==> flow/design.v <==
`default_nettype none
`timescale 1ns / 10ps
module alu(
    input [3:0] aluControl,
    input [31:0] aluIn1,
    input [31:0] aluIn2,
    output logic [31:0] aluRes,
    output wire isZero
);
  always_comb begin
    case (aluControl)
      4'b0000: aluRes = aluIn1 + aluIn2;
      4'b0001: aluRes = aluIn1 - aluIn2;
      4'b0011: aluRes = (aluIn1 | aluIn2);
      4'b0010: aluRes = (aluIn1 & aluIn2);
      4'b0110: aluRes = (aluIn1 ^ aluIn2);
      4'b0101: aluRes = {31'b0, {(($signed(aluIn1) < $signed(aluIn2)))}};
      4'b0111: aluRes = {31'b0, {(aluIn1 < aluIn2)}};
      4'b1000: aluRes = aluIn1 << aluIn2[4:0];
      4'b1001: aluRes = aluIn1 >> aluIn2[4:0];
      4'b1010: aluRes = $signed(aluIn1) >>> aluIn2[4:0];
      default: aluRes = 32'b0;
    endcase
  end
  assign isZero = (aluRes == 32'b0);
endmodule
`default_nettype none
`timescale 1ns / 10ps
module immgen (
    input [31:0] instr,
    output logic [31:0] imm
);
wire [31:0] Uimm = {instr[31], instr[30:12], {12{1'b0}}};
wire [31:0] Iimm = {{21{instr[31]}}, instr[30:20]};
wire [31:0] Simm = {{21{instr[31]}}, instr[30:25], instr[11:7]};
wire [31:0] Bimm = {{20{instr[31]}}, instr[7], instr[30:25], instr[11:8], 1'b0};
wire [31:0] Jimm = {{12{instr[31]}}, instr[19:12], instr[20], instr[30:21], 1'b0};
wire isALUimm = (instr[6:0] == 7'b0010011);   
wire isBranch = (instr[6:0] == 7'b1100011);   
wire isJALR = (instr[6:0] == 7'b1100111);   
wire isJAL = (instr[6:0] == 7'b1101111);   
wire isAUIPC = (instr[6:0] == 7'b0010111);   
wire isLUI = (instr[6:0] == 7'b0110111);   
wire isLoad = (instr[6:0] == 7'b0000011);   
wire isStore = (instr[6:0] == 7'b0100011);   
wire isUtype = isAUIPC || isLUI;
wire isItype = isALUimm || isJALR || isLoad;
wire isStype = isStore;
wire isBtype = isBranch;
wire isJtype = isJAL;
always_comb begin
    if (isUtype) imm = Uimm;
    else if (isItype) imm = Iimm;
    else if (isStype) imm = Simm;
    else if (isBtype) imm = Bimm;
    else if (isJtype) imm = Jimm;
    else imm = 32'b0;
end
endmodule
`default_nettype none
`timescale 1ns / 10ps
module regfile (
    input clk,
    input write_en,
    input [4:0] A1,
    input [4:0] A2,
    input [4:0] A3,
    input [31:0] WD,
    output wire [31:0] RD1,
    output wire [31:0] RD2
);
reg [31:0] RegisterFile [32];
assign RD1 = (A1 != 0) ? RegisterFile[A1] : 0;
assign RD2 = (A2 != 0) ? RegisterFile[A2] : 0;
always @(posedge clk) begin
    if((write_en) && (A3 != 32'b0)) begin
        RegisterFile[A3] <= WD;
    end
end
endmodule
`default_nettype none
`timescale 1ns / 10ps
module controller (
    input clk,
    input rst,
    input [6:0] opcode,
    input [2:0] funct3,
    input funct7_5,
    input aluIsZero,
    output logic PCWrite,
    output logic AdrSrc,
    output logic MemWrite,
    output logic IRWrite,
    output logic [1:0] ResultSrc,
    output logic [3:0] aluControl,
    output logic [1:0] ALUSrcB,
    output logic [1:0] ALUSrcA,
    output logic RegWrite
);
localparam FETCH = 5'd0, DECODE = 5'd1, MEMADR = 5'd2, MEMREAD = 5'd3, MEMWB = 5'd4,
MEMWRITE = 5'd5, EXECUTER = 5'd6, ALUWB = 5'd7, EXECUTEI = 5'd8, JAL = 5'd9,
JALR = 5'd10, LUI = 5'd11, AUIPC = 5'd12,
BEQ = 5'd13, BNE = 5'd14, BLT = 5'd15, BGE = 5'd16, BLTU = 5'd17, BGEU = 5'd18;
reg [4:0] state;
reg [4:0] next_state;
logic PCUpdate;
logic Branch;
logic BranchSel;
logic BranchCondition;
assign BranchCondition = BranchSel ? (!aluIsZero) : aluIsZero;
assign PCWrite = ((BranchCondition & Branch) || PCUpdate);
always @(posedge clk) begin
    if (rst)
        state <= FETCH;
    else
        state <= next_state;
end
always_comb begin
    case(state)
      FETCH:
        next_state = DECODE;
      DECODE: begin
        case(opcode)
          7'b0000011, 7'b0100011, 7'b1100111: next_state = MEMADR;
          7'b0110011: next_state = EXECUTER;
          7'b0010011: next_state = EXECUTEI;
          7'b1101111: next_state = JAL;
          7'b0110111: next_state = LUI;
          7'b0010111: next_state = AUIPC;
          7'b1100011: begin
            case(funct3)
              3'b000: next_state = BEQ;
              3'b001: next_state = BNE;
              3'b100: next_state = BLT;
              3'b101: next_state = BGE;
              3'b110: next_state = BLTU;
              3'b111: next_state = BGEU;
              default: next_state = DECODE;
            endcase
          end
          default: next_state = DECODE;
        endcase
      end
      MEMADR: begin
        case(opcode)
          7'b0000011: next_state = MEMREAD;
          7'b0100011: next_state = MEMWRITE;
          7'b1100111: next_state = JALR;
          default: next_state = MEMADR;
        endcase
      end
      EXECUTER, EXECUTEI, AUIPC, JAL, JALR: next_state = ALUWB;
      MEMREAD: next_state = MEMWB;
      MEMWRITE, MEMWB, ALUWB, LUI: next_state = FETCH;
      BEQ, BNE, BLT, BGE, BLTU, BGEU: next_state = FETCH;
      default: next_state = state;
    endcase
end
logic [1:0] ALUOp;
always_comb begin
    AdrSrc = 1'b0;
    ALUSrcA = 2'b00;
    ALUSrcB = 2'b00;
    ALUOp = 2'b00;
    ResultSrc = 2'b10;
    IRWrite = 1'b0;
    RegWrite = 1'b0;
    MemWrite = 1'b0;
    PCUpdate = 1'b0;
    Branch = 1'b0;
    BranchSel = 1'b0;
    case(state)
      FETCH: begin
        ALUSrcB = 2'b10;
        IRWrite = 1'b1;
        PCUpdate = 1'b1;
      end
      DECODE: begin
        ALUSrcA = 2'b01;
        ALUSrcB = 2'b01;
      end
      EXECUTER: begin
        ALUSrcA = 2'b10;
        ALUSrcB = 2'b00;
        ALUOp = 2'b10;
      end
      EXECUTEI: begin
        ALUSrcA = 2'b10;
        ALUSrcB = 2'b01;
        ALUOp = 2'b10;
      end
      LUI: begin
        ALUSrcA = 2'b11;
        ALUSrcB = 2'b01;
        ResultSrc = 2'b10;
        RegWrite = 1'b1;
      end
      AUIPC: begin
        ALUSrcA = 2'b01;
        ALUSrcB = 2'b01;
      end
      JAL: begin
        ALUSrcA = 2'b01;
        ALUSrcB = 2'b10;
        ResultSrc = 2'b00;
        PCUpdate = 1'b1;
      end
      ALUWB: begin
        ResultSrc = 2'b00;
        RegWrite = 1'b1;
        ALUSrcB = 2'b10;
      end
      JALR: begin
        ResultSrc = 2'b00;
        ALUSrcA = 2'b01;
        ALUSrcB = 2'b10;
        PCUpdate = 1'b1;
      end
      MEMADR: begin
        ALUSrcA = 2'b10;
        ALUSrcB = 2'b01;
      end
      MEMREAD: begin
        ALUSrcA = 2'b10;
        ALUSrcB = 2'b01;
        ResultSrc = 2'b00;
        AdrSrc = 1'b1;
      end
      MEMWRITE: begin
        ALUSrcA = 2'b10;
        ALUSrcB = 2'b01;
        ResultSrc = 2'b00;
        AdrSrc = 1'b1;
        MemWrite = 1'b1;
      end
      MEMWB: begin
        ALUSrcA = 2'b10;
        ALUSrcB = 2'b01;
        ResultSrc = 2'b01;
        RegWrite = 1'b1;
      end
      BEQ, BNE, BLT, BGE, BLTU, BGEU: begin
        ALUSrcA = 2'b10;
        ALUSrcB = 2'b00;
        ALUOp = 2'b01;
        ResultSrc = 2'b00;
        Branch = 1'b1;
        BranchSel = (state == BNE) || (state == BLT) || (state == BLTU);
      end
      default: ;
    endcase
end
always_comb begin
    case(ALUOp)
      2'b00: aluControl = 4'b0000;
      2'b01: begin
        case(funct3)
          3'b000, 3'b001: aluControl = 4'b0001;  
          3'b100, 3'b101: aluControl = 4'b0101;  
          3'b110, 3'b111: aluControl = 4'b0111;  
          default: aluControl = 4'b0000;
        endcase
      end
      2'b10: begin
        case(funct3)
          3'b000: begin
            if({opcode[5], funct7_5} == 2'b11) begin
              aluControl = 4'b0001;
            end else begin
              aluControl = 4'b0000;
            end
          end
          3'b101: begin
            if(funct7_5 == 1'b1) begin
              aluControl = 4'b1010;
            end else begin
              aluControl = 4'b1001;
            end
          end
          3'b001: aluControl = 4'b1000;
          3'b010: aluControl = 4'b0101;
          3'b011: aluControl = 4'b0111;
          3'b100: aluControl = 4'b0110;
          3'b110: aluControl = 4'b0011;
          3'b111: aluControl = 4'b0010;
          default: aluControl = 4'b0000;
        endcase
      end
      default: aluControl = 4'b0000;
    endcase
end
endmodule
`default_nettype none
`timescale 1ns / 10ps
module rv32i_mc (
    input clk,
    input rst,
    output wire [31:0] mem_addr,
    output wire [3:0] mem_wstrb,
    output wire [31:0] mem_wdata,
    input [31:0] mem_rdata
);
reg [31:0] pc;
always @(posedge clk) begin
  if(rst) begin
    pc <= 32'h1000;
  end else if(PCWrite) begin
    pc <= res;
  end
end
wire [31:0] Adr;
wire [31:0] instr;
wire [31:0] data;
reg decode;
reg [31:0] ir;
always @(posedge clk) begin
  decode <= IRWrite;
  if(decode) begin
    ir <= mem_rdata;
  end
end
assign instr = decode ? mem_rdata : ir;
wire [2:0] funct3 = instr[14:12];
wire [1:0] ld_off = aluOut[1:0];
wire [15:0] ld_half = ld_off[1] ? mem_rdata[31:16] : mem_rdata[15:0];
logic [7:0] ld_byte;
always_comb begin
  case (ld_off)
    2'b00: ld_byte = mem_rdata[7:0];
    2'b01: ld_byte = mem_rdata[15:8];
    2'b10: ld_byte = mem_rdata[23:16];
    default: ld_byte = mem_rdata[31:24];
  endcase
end
assign data = funct3[1] ? mem_rdata :
              funct3[0] ? {{16{ld_half[15] & ~funct3[2]}}, ld_half} :
                          {{24{ld_byte[7] & ~funct3[2]}}, ld_byte};
wire [1:0] st_off = Adr[1:0];
logic [3:0] st_strb;
always_comb begin
  if (funct3[1]) st_strb = 4'b1111;
  else if (funct3[0]) st_strb = st_off[1] ? 4'b1100 : 4'b0011;
  else st_strb = 4'b0001 << st_off;
end
assign mem_wstrb = MemWrite ? st_strb : 4'b0000;
assign mem_wdata = funct3[1] ? B :
                   funct3[0] ? {2{B[15:0]}} :
                               {4{B[7:0]}};
assign mem_addr = Adr;
assign Adr = AdrSrc ? res : pc;
reg [31:0] oldpc;
always @(posedge clk) begin
  if(IRWrite) begin
    oldpc <= pc;
  end
end
wire [31:0] imm;
immgen immgen (
  .instr(instr),
  .imm(imm)
);
wire [4:0] A1 = instr[19:15];
wire [4:0] A2 = instr[24:20];
wire [4:0] A3 = instr[11:7];
wire [31:0] RD1;
wire [31:0] RD2;
regfile regfile (
  .clk(clk),
  .write_en(RegWrite),
  .A1(A1),
  .A2(A2),
  .A3(A3),
  .WD(res),
  .RD1(RD1),
  .RD2(RD2)
);
reg [31:0] A;
reg [31:0] B;
always @(posedge clk) begin
  A <= RD1;
  B <= RD2;
end
logic [31:0] aluIn1;
logic [31:0] aluIn2;
wire [31:0] aluRes;
wire isZero;
always_comb begin
  case (ALUSrcA)
    2'b00: aluIn1 = pc;
    2'b01: aluIn1 = oldpc;
    2'b10: aluIn1 = A;
    default: aluIn1 = 0;
  endcase
  case (ALUSrcB)
    2'b00: aluIn2 = B;
    2'b01: aluIn2 = imm;
    2'b10: aluIn2 = 32'd4;
    2'b11: aluIn2 = aluOut;
    default: aluIn2 = 0;
  endcase
end
alu alu (
  .aluControl(aluControl),
  .aluIn1(aluIn1),
  .aluIn2(aluIn2),
  .aluRes(aluRes),
  .isZero(isZero)
);
reg [31:0] aluOut;
always @(posedge clk) begin
  aluOut <= aluRes;
end
logic [31:0] res;
always_comb begin
  case (ResultSrc)
    2'b00: res = aluOut;
    2'b01: res = data;
    2'b10: res = aluRes;
    default: res = 0;
  endcase
end
wire PCWrite;
wire AdrSrc;
wire MemWrite;
wire IRWrite;
wire [1:0] ResultSrc;
wire [3:0] aluControl;
wire [1:0] ALUSrcB;
wire [1:0] ALUSrcA;
wire RegWrite;
controller controller (
  .clk(clk),
  .rst(rst),
  .opcode(instr[6:0]),
  .funct3(instr[14:12]),
  .funct7_5(instr[30]),
  .aluIsZero(isZero),
  .PCWrite(PCWrite),
  .AdrSrc(AdrSrc),
  .MemWrite(MemWrite),
  .IRWrite(IRWrite),
  .ResultSrc(ResultSrc),
  .aluControl(aluControl),
  .ALUSrcB(ALUSrcB),
  .ALUSrcA(ALUSrcA),
  .RegWrite(RegWrite)
);
endmodule
# == Tool chain data of rv32i_mc ==
# Module rv32i_mc before and after one edit of its RTL, step after step.
# "before" refers to lines of the RTL above, "after" to lines of the edited file.
# "change" is "after" less "before", of the values as shown; "change_rel_pct" is that difference over "before", in percent.
# Library cell names are shortened.
# The mark -- stands for no value.
# design
design,rv32i_mc
clock,clk
lib,sky130hd
corner,tt_025C_1v80

# == Edit of the RTL ==
# Unified diff, file above to edited file.
# This change comes from a script, not from a designer. The edited design behaves differently; no optimisation was intended.
# begin of diff
@@ -71,5 +71,7 @@
 );
 reg [31:0] RegisterFile [32];
-assign RD1 = (A1 != 0) ? RegisterFile[A1] : 0;
+reg [31:0] RD1_s1;
+always @(posedge clk) RD1_s1 <= (A1 != 0) ? RegisterFile[A1] : 0;
+assign RD1 = RD1_s1;
 assign RD2 = (A2 != 0) ? RegisterFile[A2] : 0;
 always @(posedge clk) begin
# end of diff

# == Word-level counts ==
# Source: Yosys, flattened and elaborated, memories not mapped. Widths are those after wreduce. Print and check cells do not count.
# Memory sizes are those after Yosys's memory passes, which may raise the word count (mostly to a power of two), join words into wider ones and drop unused or constant bits.
# word_totals
item,before,after,change,change_rel_pct
reg_bits,134,166,32,23.88
ram_bits,1024,1024,0,0.00
clocked_rd_ports_x_width,64,64,0,0.00
mem_count,1,1,0,0.00
input_bits,34,34,0,0.00
output_inout_bits,68,68,0,0.00
word_cells,160,161,1,0.62
# mem_list
item,before,after
mem_shapes,regfile.RegisterFile 32 x 32 bit 2R1W,regfile.RegisterFile 32 x 32 bit 2R1W
# op_classes
item,before,after,change,change_rel_pct
addsub,2,2,0,0.00
cmp,2,2,0,0.00
eq_ne,55,55,0,0.00
n_shift,4,4,0,0.00
mux,45,45,0,0.00
logic,7,7,0,0.00
n_reduce_logical,38,38,0,0.00
# op_table
op,before,after,change,change_rel_pct
two-way mux 32 bit,12,12,0,0.00
two-way mux 1 bit,10,10,0,0.00
equality test 5 x 4 -> 1 bit with constant B,8,8,0,0.00
equality test 2 bit with constant B,7,7,0,0.00
logical OR 1 bit,6,6,0,0.00
equality test 2 x 1 -> 1 bit with constant B,5,5,0,0.00
OR reduction 2 bit,5,5,0,0.00
equality test 3 bit with constant B,4,4,0,0.00
equality test 5 x 3 -> 1 bit with constant B,4,4,0,0.00
zero test 2 bit,4,4,0,0.00
two-way mux 4 bit,4,4,0,0.00
AND 1 bit,3,3,0,0.00
equality test 4 x 3 -> 1 bit with constant B,3,3,0,0.00
equality test 4 bit with constant B,3,3,0,0.00
equality test 5 bit with constant B,3,3,0,0.00
equality test 7 x 6 -> 1 bit with constant B,3,3,0,0.00
equality test 7 bit with constant B,3,3,0,0.00
zero test 1 bit,3,3,0,0.00
case mux 2 bit (select 2 bit),3,3,0,0.00
nonzero test 5 bit,3,3,0,0.00
OR reduction 3 bit,3,3,0,0.00
equality test 3 x 2 -> 1 bit with constant B,2,2,0,0.00
equality test 4 x 2 -> 1 bit with constant B,2,2,0,0.00
equality test 5 x 2 -> 1 bit with constant B,2,2,0,0.00
equality test 7 x 5 -> 1 bit with constant B,2,2,0,0.00
less-than comparator 32 bit,2,2,0,0.00
case mux 32 bit (select 3 bit),2,2,0,0.00
case mux 5 bit (select 6 bit),2,2,0,0.00
# The list need not be complete.

# == Logic depth ==
# Depth = most cells in a row (Yosys ltp): at word level without a register or memory, in the mapped netlist without a sequential cell, where the memories' decode and read muxes count.
# depth
item,before,after,change,change_rel_pct
depth_word,16,16,0,0.00
ABC_AREA,0,0,--,--
mapped_depth,33,32,-1,-3.03
mapped_depth_nobuf,27,27,0,0.00

# == After synthesis ==
# Source: synth_stat.txt of the flow (Yosys; design flattened, memories mapped). It holds for the ABC_AREA given above (unset counts as 0); a run with the other value may have another netlist.
# by_type
type,before,after,change,change_rel_pct
mux2i_1,146,241,95,65.07
o21ai_0,172,109,-63,-36.63
nor2_1,335,395,60,17.91
nand3_1,991,946,-45,-4.54
nand2_1,1887,1931,44,2.33
nor3_1,119,80,-39,-32.77
dfxtp_1,180,212,32,17.78
nor3_2,32,0,-32,-100.00
a21oi_2,30,0,-30,-100.00
a211oi_1,60,32,-28,-46.67
a21oi_1,254,281,27,10.63
o21ai_1,32,5,-27,-84.38
mux2_2,30,54,24,80.00
clkbuf_1,450,471,21,4.67
buf_2,56,35,-21,-37.50
nor2b_1,11,32,21,190.91
nand2b_1,16,36,20,125.00
o2bb2ai_1,6,23,17,283.33
# The list need not be complete.
# synth_totals
item,before,after,change,change_rel_pct
stdcells,7310,7341,31,0.42
mapped_area_mm2,0.0687084,0.0692489,0.0005405,0.79
seqArea_mm2,0.0353139,0.0359545,0.0006406,1.81
ff_cells,1236,1268,32,2.59
buf_cells,585,580,-5,-0.85
# The figures by module come from a second, unflattened synthesis with its own total; it is not the netlist above.
# hier_totals
item,before,after,change,change_rel_pct
cells_unflattened,5067,4897,-170,-3.36
hier_area_mm2,0.0677262,0.06776,0.0000338,0.05
# Rows give one instance, submodules left out.
# by_module_before
mod,n_inst,cells,mod_area_mm2,seq_area_mm2
regfile,1,2564,0.0479197,0.0307495
alu,1,1407,0.0097131,0
rv32i_mc,1,919,0.0086158,0.004184
controller,1,107,0.0008984,0.0003804
immgen,1,70,0.0005793,0
# by_module_after
mod,n_inst,cells,mod_area_mm2,seq_area_mm2
regfile,1,2394,0.0479535,0.0313901
alu,1,1407,0.0097131,0
rv32i_mc,1,919,0.0086158,0.004184
controller,1,107,0.0008984,0.0003804
immgen,1,70,0.0005793,0

# == Path before layout ==
# Path of least setup slack by OpenSTA after synthesis, without wires, with an ideal clock, recovery checks aside; 20% of the period is set as input and as output delay. Where synthesis merged equal registers, the netlist keeps one of their names.
# synth_path
item,before,after,change,change_rel_pct
kind,in2out,in2out,--,--
startpoint,input mem_rdata[6],input mem_rdata[5],--,--
endpoint,output mem_addr[31],output mem_wstrb[3],--,--
tclk_ns,12.0,12.0,0.0,0.00
in_delay_ns,2.400,2.400,0.000,0.00
out_delay_ns,2.400,2.400,0.000,0.00
launch_ns,2.400,2.400,0.000,0.00
arrival_ns,9.258,9.333,0.075,0.81
required_ns,9.600,9.600,0.000,0.00
path_slack_ns,0.342,0.267,-0.075,--
delay_ns,6.858,6.933,0.075,1.09
driving_pins,26,27,1,3.85
path_buffers,5,3,-2,-40.00
period_less_setup_slack_ns,11.658,11.733,0.075,0.64
# "delay_ns" is the arrival time less input delay plus setup time.
# A path that ends at an output port has no setup time.
# "driving_pins" counts driving pins, that of a launching flip-flop among them; a cell with two outputs on the path counts twice.
# "period_less_setup_slack_ns" is the clock period less the worst setup slack; recovery checks do not enter. This is arithmetic on one report: input and output delays are still those of the set period (20% each).
# The rows between start and end are the longest chain of elaborated cells between them; the timing report does not say that the signal goes this way. Where chains are equally long, one stands for them.
# A line is the first line of the expression or statement that the cell stems from. Yosys adds cells for indexed reads and writes and turns some case tables into memories.
# synth_between_before
cell_sequence,mux2i_2 inv_2 nor4_4 o211ai_1 o22a_2 buf_2 buf_2 buf_2 buf_1 ha_1 clkbuf_1 or3b_2 a211oi_1 o211ai_1 a31oi_1 a221o_1 a31oi_1 a21o_1 a21oi_1 nor2_1 o31ai_1 nand3_1 nand4_1 nor2_1 o32ai_1 mux2_2
# synth_rtl_before
item,line,text
from (decl),301,input [31:0] mem_rdata
to (decl),298,"output wire [31:0] mem_addr,"
# before: Chain of elaborated cells between the ends: none given.
# Nets of the timed path that keep an RTL name, with a line that drives or declares them; the list need not be complete.
# synth_nets_before
signal,line,text
controller.opcode[6],322,assign instr = decode ? mem_rdata : ir;
alu.aluRes[31],11,case (aluControl)
regfile.WD[31],415,case (ResultSrc)
# synth_between_after
cell_sequence,mux2i_1 inv_1 nor3_1 o2111a_1 o21ai_2 nand2_1 buf_2 buf_2 buf_1 ha_1 inv_1 fa_1 a21oi_1 o221ai_1 nor4b_1 o2111ai_1 a2111oi_0 o31ai_1 a2111oi_0 or3_1 o211ai_1 mux2i_1 o21ai_0 mux2_2 nor2_1 o21ai_0 and2_1
elab_chain_len,16
cone_cells,50
classes_between,2 x add/sub; 2 x compare; 18 x eq/ne; 4 x shift; 17 x mux; 3 x logic; 4 x reduce/logical
# synth_rtl_after
item,line,text
from (decl),303,input [31:0] mem_rdata
two-way mux 32 bit,324,assign instr = decode ? mem_rdata : ir;
equality test 7 bit,41,wire isJAL = (instr[6:0] == 7'b1101111);
two-way mux 32 bit,56,else if (isJtype) imm = Jimm;
two-way mux 32 bit,55,else if (isBtype) imm = Bimm;
two-way mux 32 bit,54,else if (isStype) imm = Simm;
two-way mux 32 bit,53,else if (isItype) imm = Iimm;
two-way mux 32 bit,52,if (isUtype) imm = Uimm;
(+2 left out),--,
case mux 32 bit (select 10 bit),11,case (aluControl)
case mux 32 bit (select 3 bit),417,case (ResultSrc)
two-way mux 32 bit,352,assign Adr = AdrSrc ? res : pc;
<< shifter 1 x 2 -> 4 bit,345,else st_strb = 4'b0001 << st_off;
two-way mux 4 bit,344,else if (funct3[0]) st_strb = st_off[1] ? 4'b1100 : 4'b0011;
two-way mux 4 bit,343,if (funct3[1]) st_strb = 4'b1111;
two-way mux 4 bit,347,assign mem_wstrb = MemWrite ? st_strb : 4'b0000;
to (decl),301,"output wire [3:0] mem_wstrb,"
# synth_nets_after
signal,line
controller.opcode[5],324
alu.aluRes[0],11
regfile.WD[0],417
mem_addr[0],352

# == Worst path after layout ==
# Path of least setup slack in the final report of the runs of pair A (OpenROAD, finished layout, wires in). Where an end is a register, its clock arrival counts in the times.
# layout_path
item,before,after,change,change_rel_pct
kind,in2out,in2out,--,--
startpoint,input mem_rdata[5],input mem_rdata[6],--,--
endpoint,output mem_addr[15],output mem_wstrb[2],--,--
tclk_ns,12.0,12.0,0.0,0.00
in_delay_ns,2.40,2.40,0.00,0.00
out_delay_ns,2.40,2.40,0.00,0.00
launch_ns,2.40,2.40,0.00,0.00
arrival_ns,9.25,9.35,0.10,1.08
required_ns,9.60,9.60,0.00,0.00
path_slack_ns,0.35,0.25,-0.10,--
driving_pins,24,29,5,20.83
path_buffers,6,7,1,16.67
# The rows between start and end are the longest chain of elaborated cells between them; the timing report does not say that the signal goes this way. Where chains are equally long, one stands for them.
# layout_between_before
cell_sequence,clkdlybuf4s50_1 mux2i_4 inv_2 nor4_4 buf_4 o211ai_1 o22a_2 ha_1 or3b_2 a211oi_1 o211ai_1 a31oi_1 buf_4 nor2_1 xnor2_1 o21ai_0 a2111oi_2 o211ai_1 buf_4 nor2_1 o32a_1 a21oi_1 buf_4 clkdlybuf4s50_1
elab_chain_len,12
cone_cells,43
classes_between,2 x add/sub; 18 x eq/ne; 3 x shift; 13 x mux; 3 x logic; 4 x reduce/logical
# layout_rtl_before
item,line,text
from (decl),301,input [31:0] mem_rdata
two-way mux 32 bit,322,assign instr = decode ? mem_rdata : ir;
equality test 7 bit,41,wire isJAL = (instr[6:0] == 7'b1101111);
two-way mux 32 bit,56,else if (isJtype) imm = Jimm;
two-way mux 32 bit,55,else if (isBtype) imm = Bimm;
two-way mux 32 bit,54,else if (isStype) imm = Simm;
two-way mux 32 bit,53,else if (isItype) imm = Iimm;
two-way mux 32 bit,52,if (isUtype) imm = Uimm;
case mux 32 bit (select 4 bit),394,case (ALUSrcB)
subtractor 32 bit,13,4'b0001: aluRes = aluIn1 - aluIn2;
case mux 32 bit (select 10 bit),11,case (aluControl)
case mux 32 bit (select 3 bit),415,case (ResultSrc)
two-way mux 32 bit,350,assign Adr = AdrSrc ? res : pc;
to (decl),298,"output wire [31:0] mem_addr,"
# Nets of the timed path that keep an RTL name, with a line that drives or declares them; the list need not be complete.
# layout_nets_before
signal,line
controller.opcode[5],322
alu.aluRes[15],11
# layout_between_after
cell_sequence,clkdlybuf4s50_1 mux2i_1 buf_4 nor3_1 o211ai_1 nand3_1 buf_4 o21a_1 o21ai_0 buf_4 a21oi_1 a221o_1 ha_1 or3_1 or4_1 a2111oi_2 buf_4 o31ai_1 a2111oi_1 or3_1 o211ai_1 buf_4 mux2i_1 o21ai_2 mux2_2 nand2_1 nand2_1 a21boi_0 clkdlybuf4s50_1
elab_chain_len,16
cone_cells,36
classes_between,2 x add/sub; 2 x compare; 8 x eq/ne; 4 x shift; 14 x mux; 3 x logic; 3 x reduce/logical
# layout_rtl_after
item,line,text
from (decl),303,input [31:0] mem_rdata
two-way mux 32 bit,324,assign instr = decode ? mem_rdata : ir;
equality test 7 bit,41,wire isJAL = (instr[6:0] == 7'b1101111);
two-way mux 32 bit,56,else if (isJtype) imm = Jimm;
two-way mux 32 bit,55,else if (isBtype) imm = Bimm;
two-way mux 32 bit,54,else if (isStype) imm = Simm;
two-way mux 32 bit,53,else if (isItype) imm = Iimm;
two-way mux 32 bit,52,if (isUtype) imm = Uimm;
(+2 left out),--,
case mux 32 bit (select 10 bit),11,case (aluControl)
case mux 32 bit (select 3 bit),417,case (ResultSrc)
two-way mux 32 bit,352,assign Adr = AdrSrc ? res : pc;
<< shifter 1 x 2 -> 4 bit,345,else st_strb = 4'b0001 << st_off;
two-way mux 4 bit,344,else if (funct3[0]) st_strb = st_off[1] ? 4'b1100 : 4'b0011;
two-way mux 4 bit,343,if (funct3[1]) st_strb = 4'b1111;
two-way mux 4 bit,347,assign mem_wstrb = MemWrite ? st_strb : 4'b0000;
to (decl),301,"output wire [3:0] mem_wstrb,"
# layout_nets_after
signal,line
alu.aluRes[0],11
regfile.WD[0],417

# == Measured runs ==
# Runs of the flow (Yosys, OpenROAD) on both versions; the two runs of a pair have the same settings. The constraints put input and output delay at 20% of the set period each and load the outputs with 0.01 pF.
# settings_pair_A
CORE_UTILIZATION,40
period_ns,12.0
CAP_MARGIN,20
CORE_MARGIN,2
SLEW_MARGIN,20
# measured_pair_A
item,before,after,change,change_rel_pct
yosys.chip_area_mm2,0.0687084,0.0692489,0.0005405,0.79
final_die_area_mm2,0.1751,0.176467,0.001367,0.78
final_stdcell_area_mm2,0.0788581,0.0790233,0.0001652,0.21
util_pct,46.1,46.0,-0.1,--
ws_setup_ns,0.350,0.249,-0.101,--
setupTns_ns,0.000,0.000,0.000,--
ws_hold_ns,0.495,0.327,-0.168,--
total_power_mw,14.927,15.453,0.526,3.52
achievedPeriod_ns,11.650,11.751,0.101,0.87
# settings_pair_B
CELL_PAD_IN_SITES_DETAIL_PLACEMENT,0
CORE_UTILIZATION,41
CTS_CLUSTER_DIAMETER,185
GPL_ROUTABILITY_DRIVEN,0
MAX_ROUTING_LAYER,met5
PLACE_DENSITY_LB_ADDON,0.04
SETUP_SLACK_MARGIN,2.01
TNS_END_PERCENT,85
period_ns,8.76
CAP_MARGIN,20
CORE_MARGIN,2
SLEW_MARGIN,20
# measured_pair_B
item,before,after,change,change_rel_pct
yosys.chip_area_mm2,0.0687084,0.0692489,0.0005405,0.79
final_die_area_mm2,0.170871,0.172204,0.001333,0.78
final_stdcell_area_mm2,0.085771,0.086289,0.000518,0.60
util_pct,51.4,51.5,0.1,--
ws_setup_ns,0.018,-0.102,-0.120,--
setupTns_ns,0.000,-0.598,-0.598,--
ws_hold_ns,0.506,0.300,-0.206,--
total_power_mw,21.725,23.451,1.726,7.94
achievedPeriod_ns,8.742,8.862,0.120,1.37
# By "achievedPeriod_ns" is meant the clock period of the run minus its worst setup slack. This is arithmetic on one report: input and output delays are still those of the set period (20% each).
# "total_power_mw": no workload was simulated; the value follows from the tool's default switching activity.
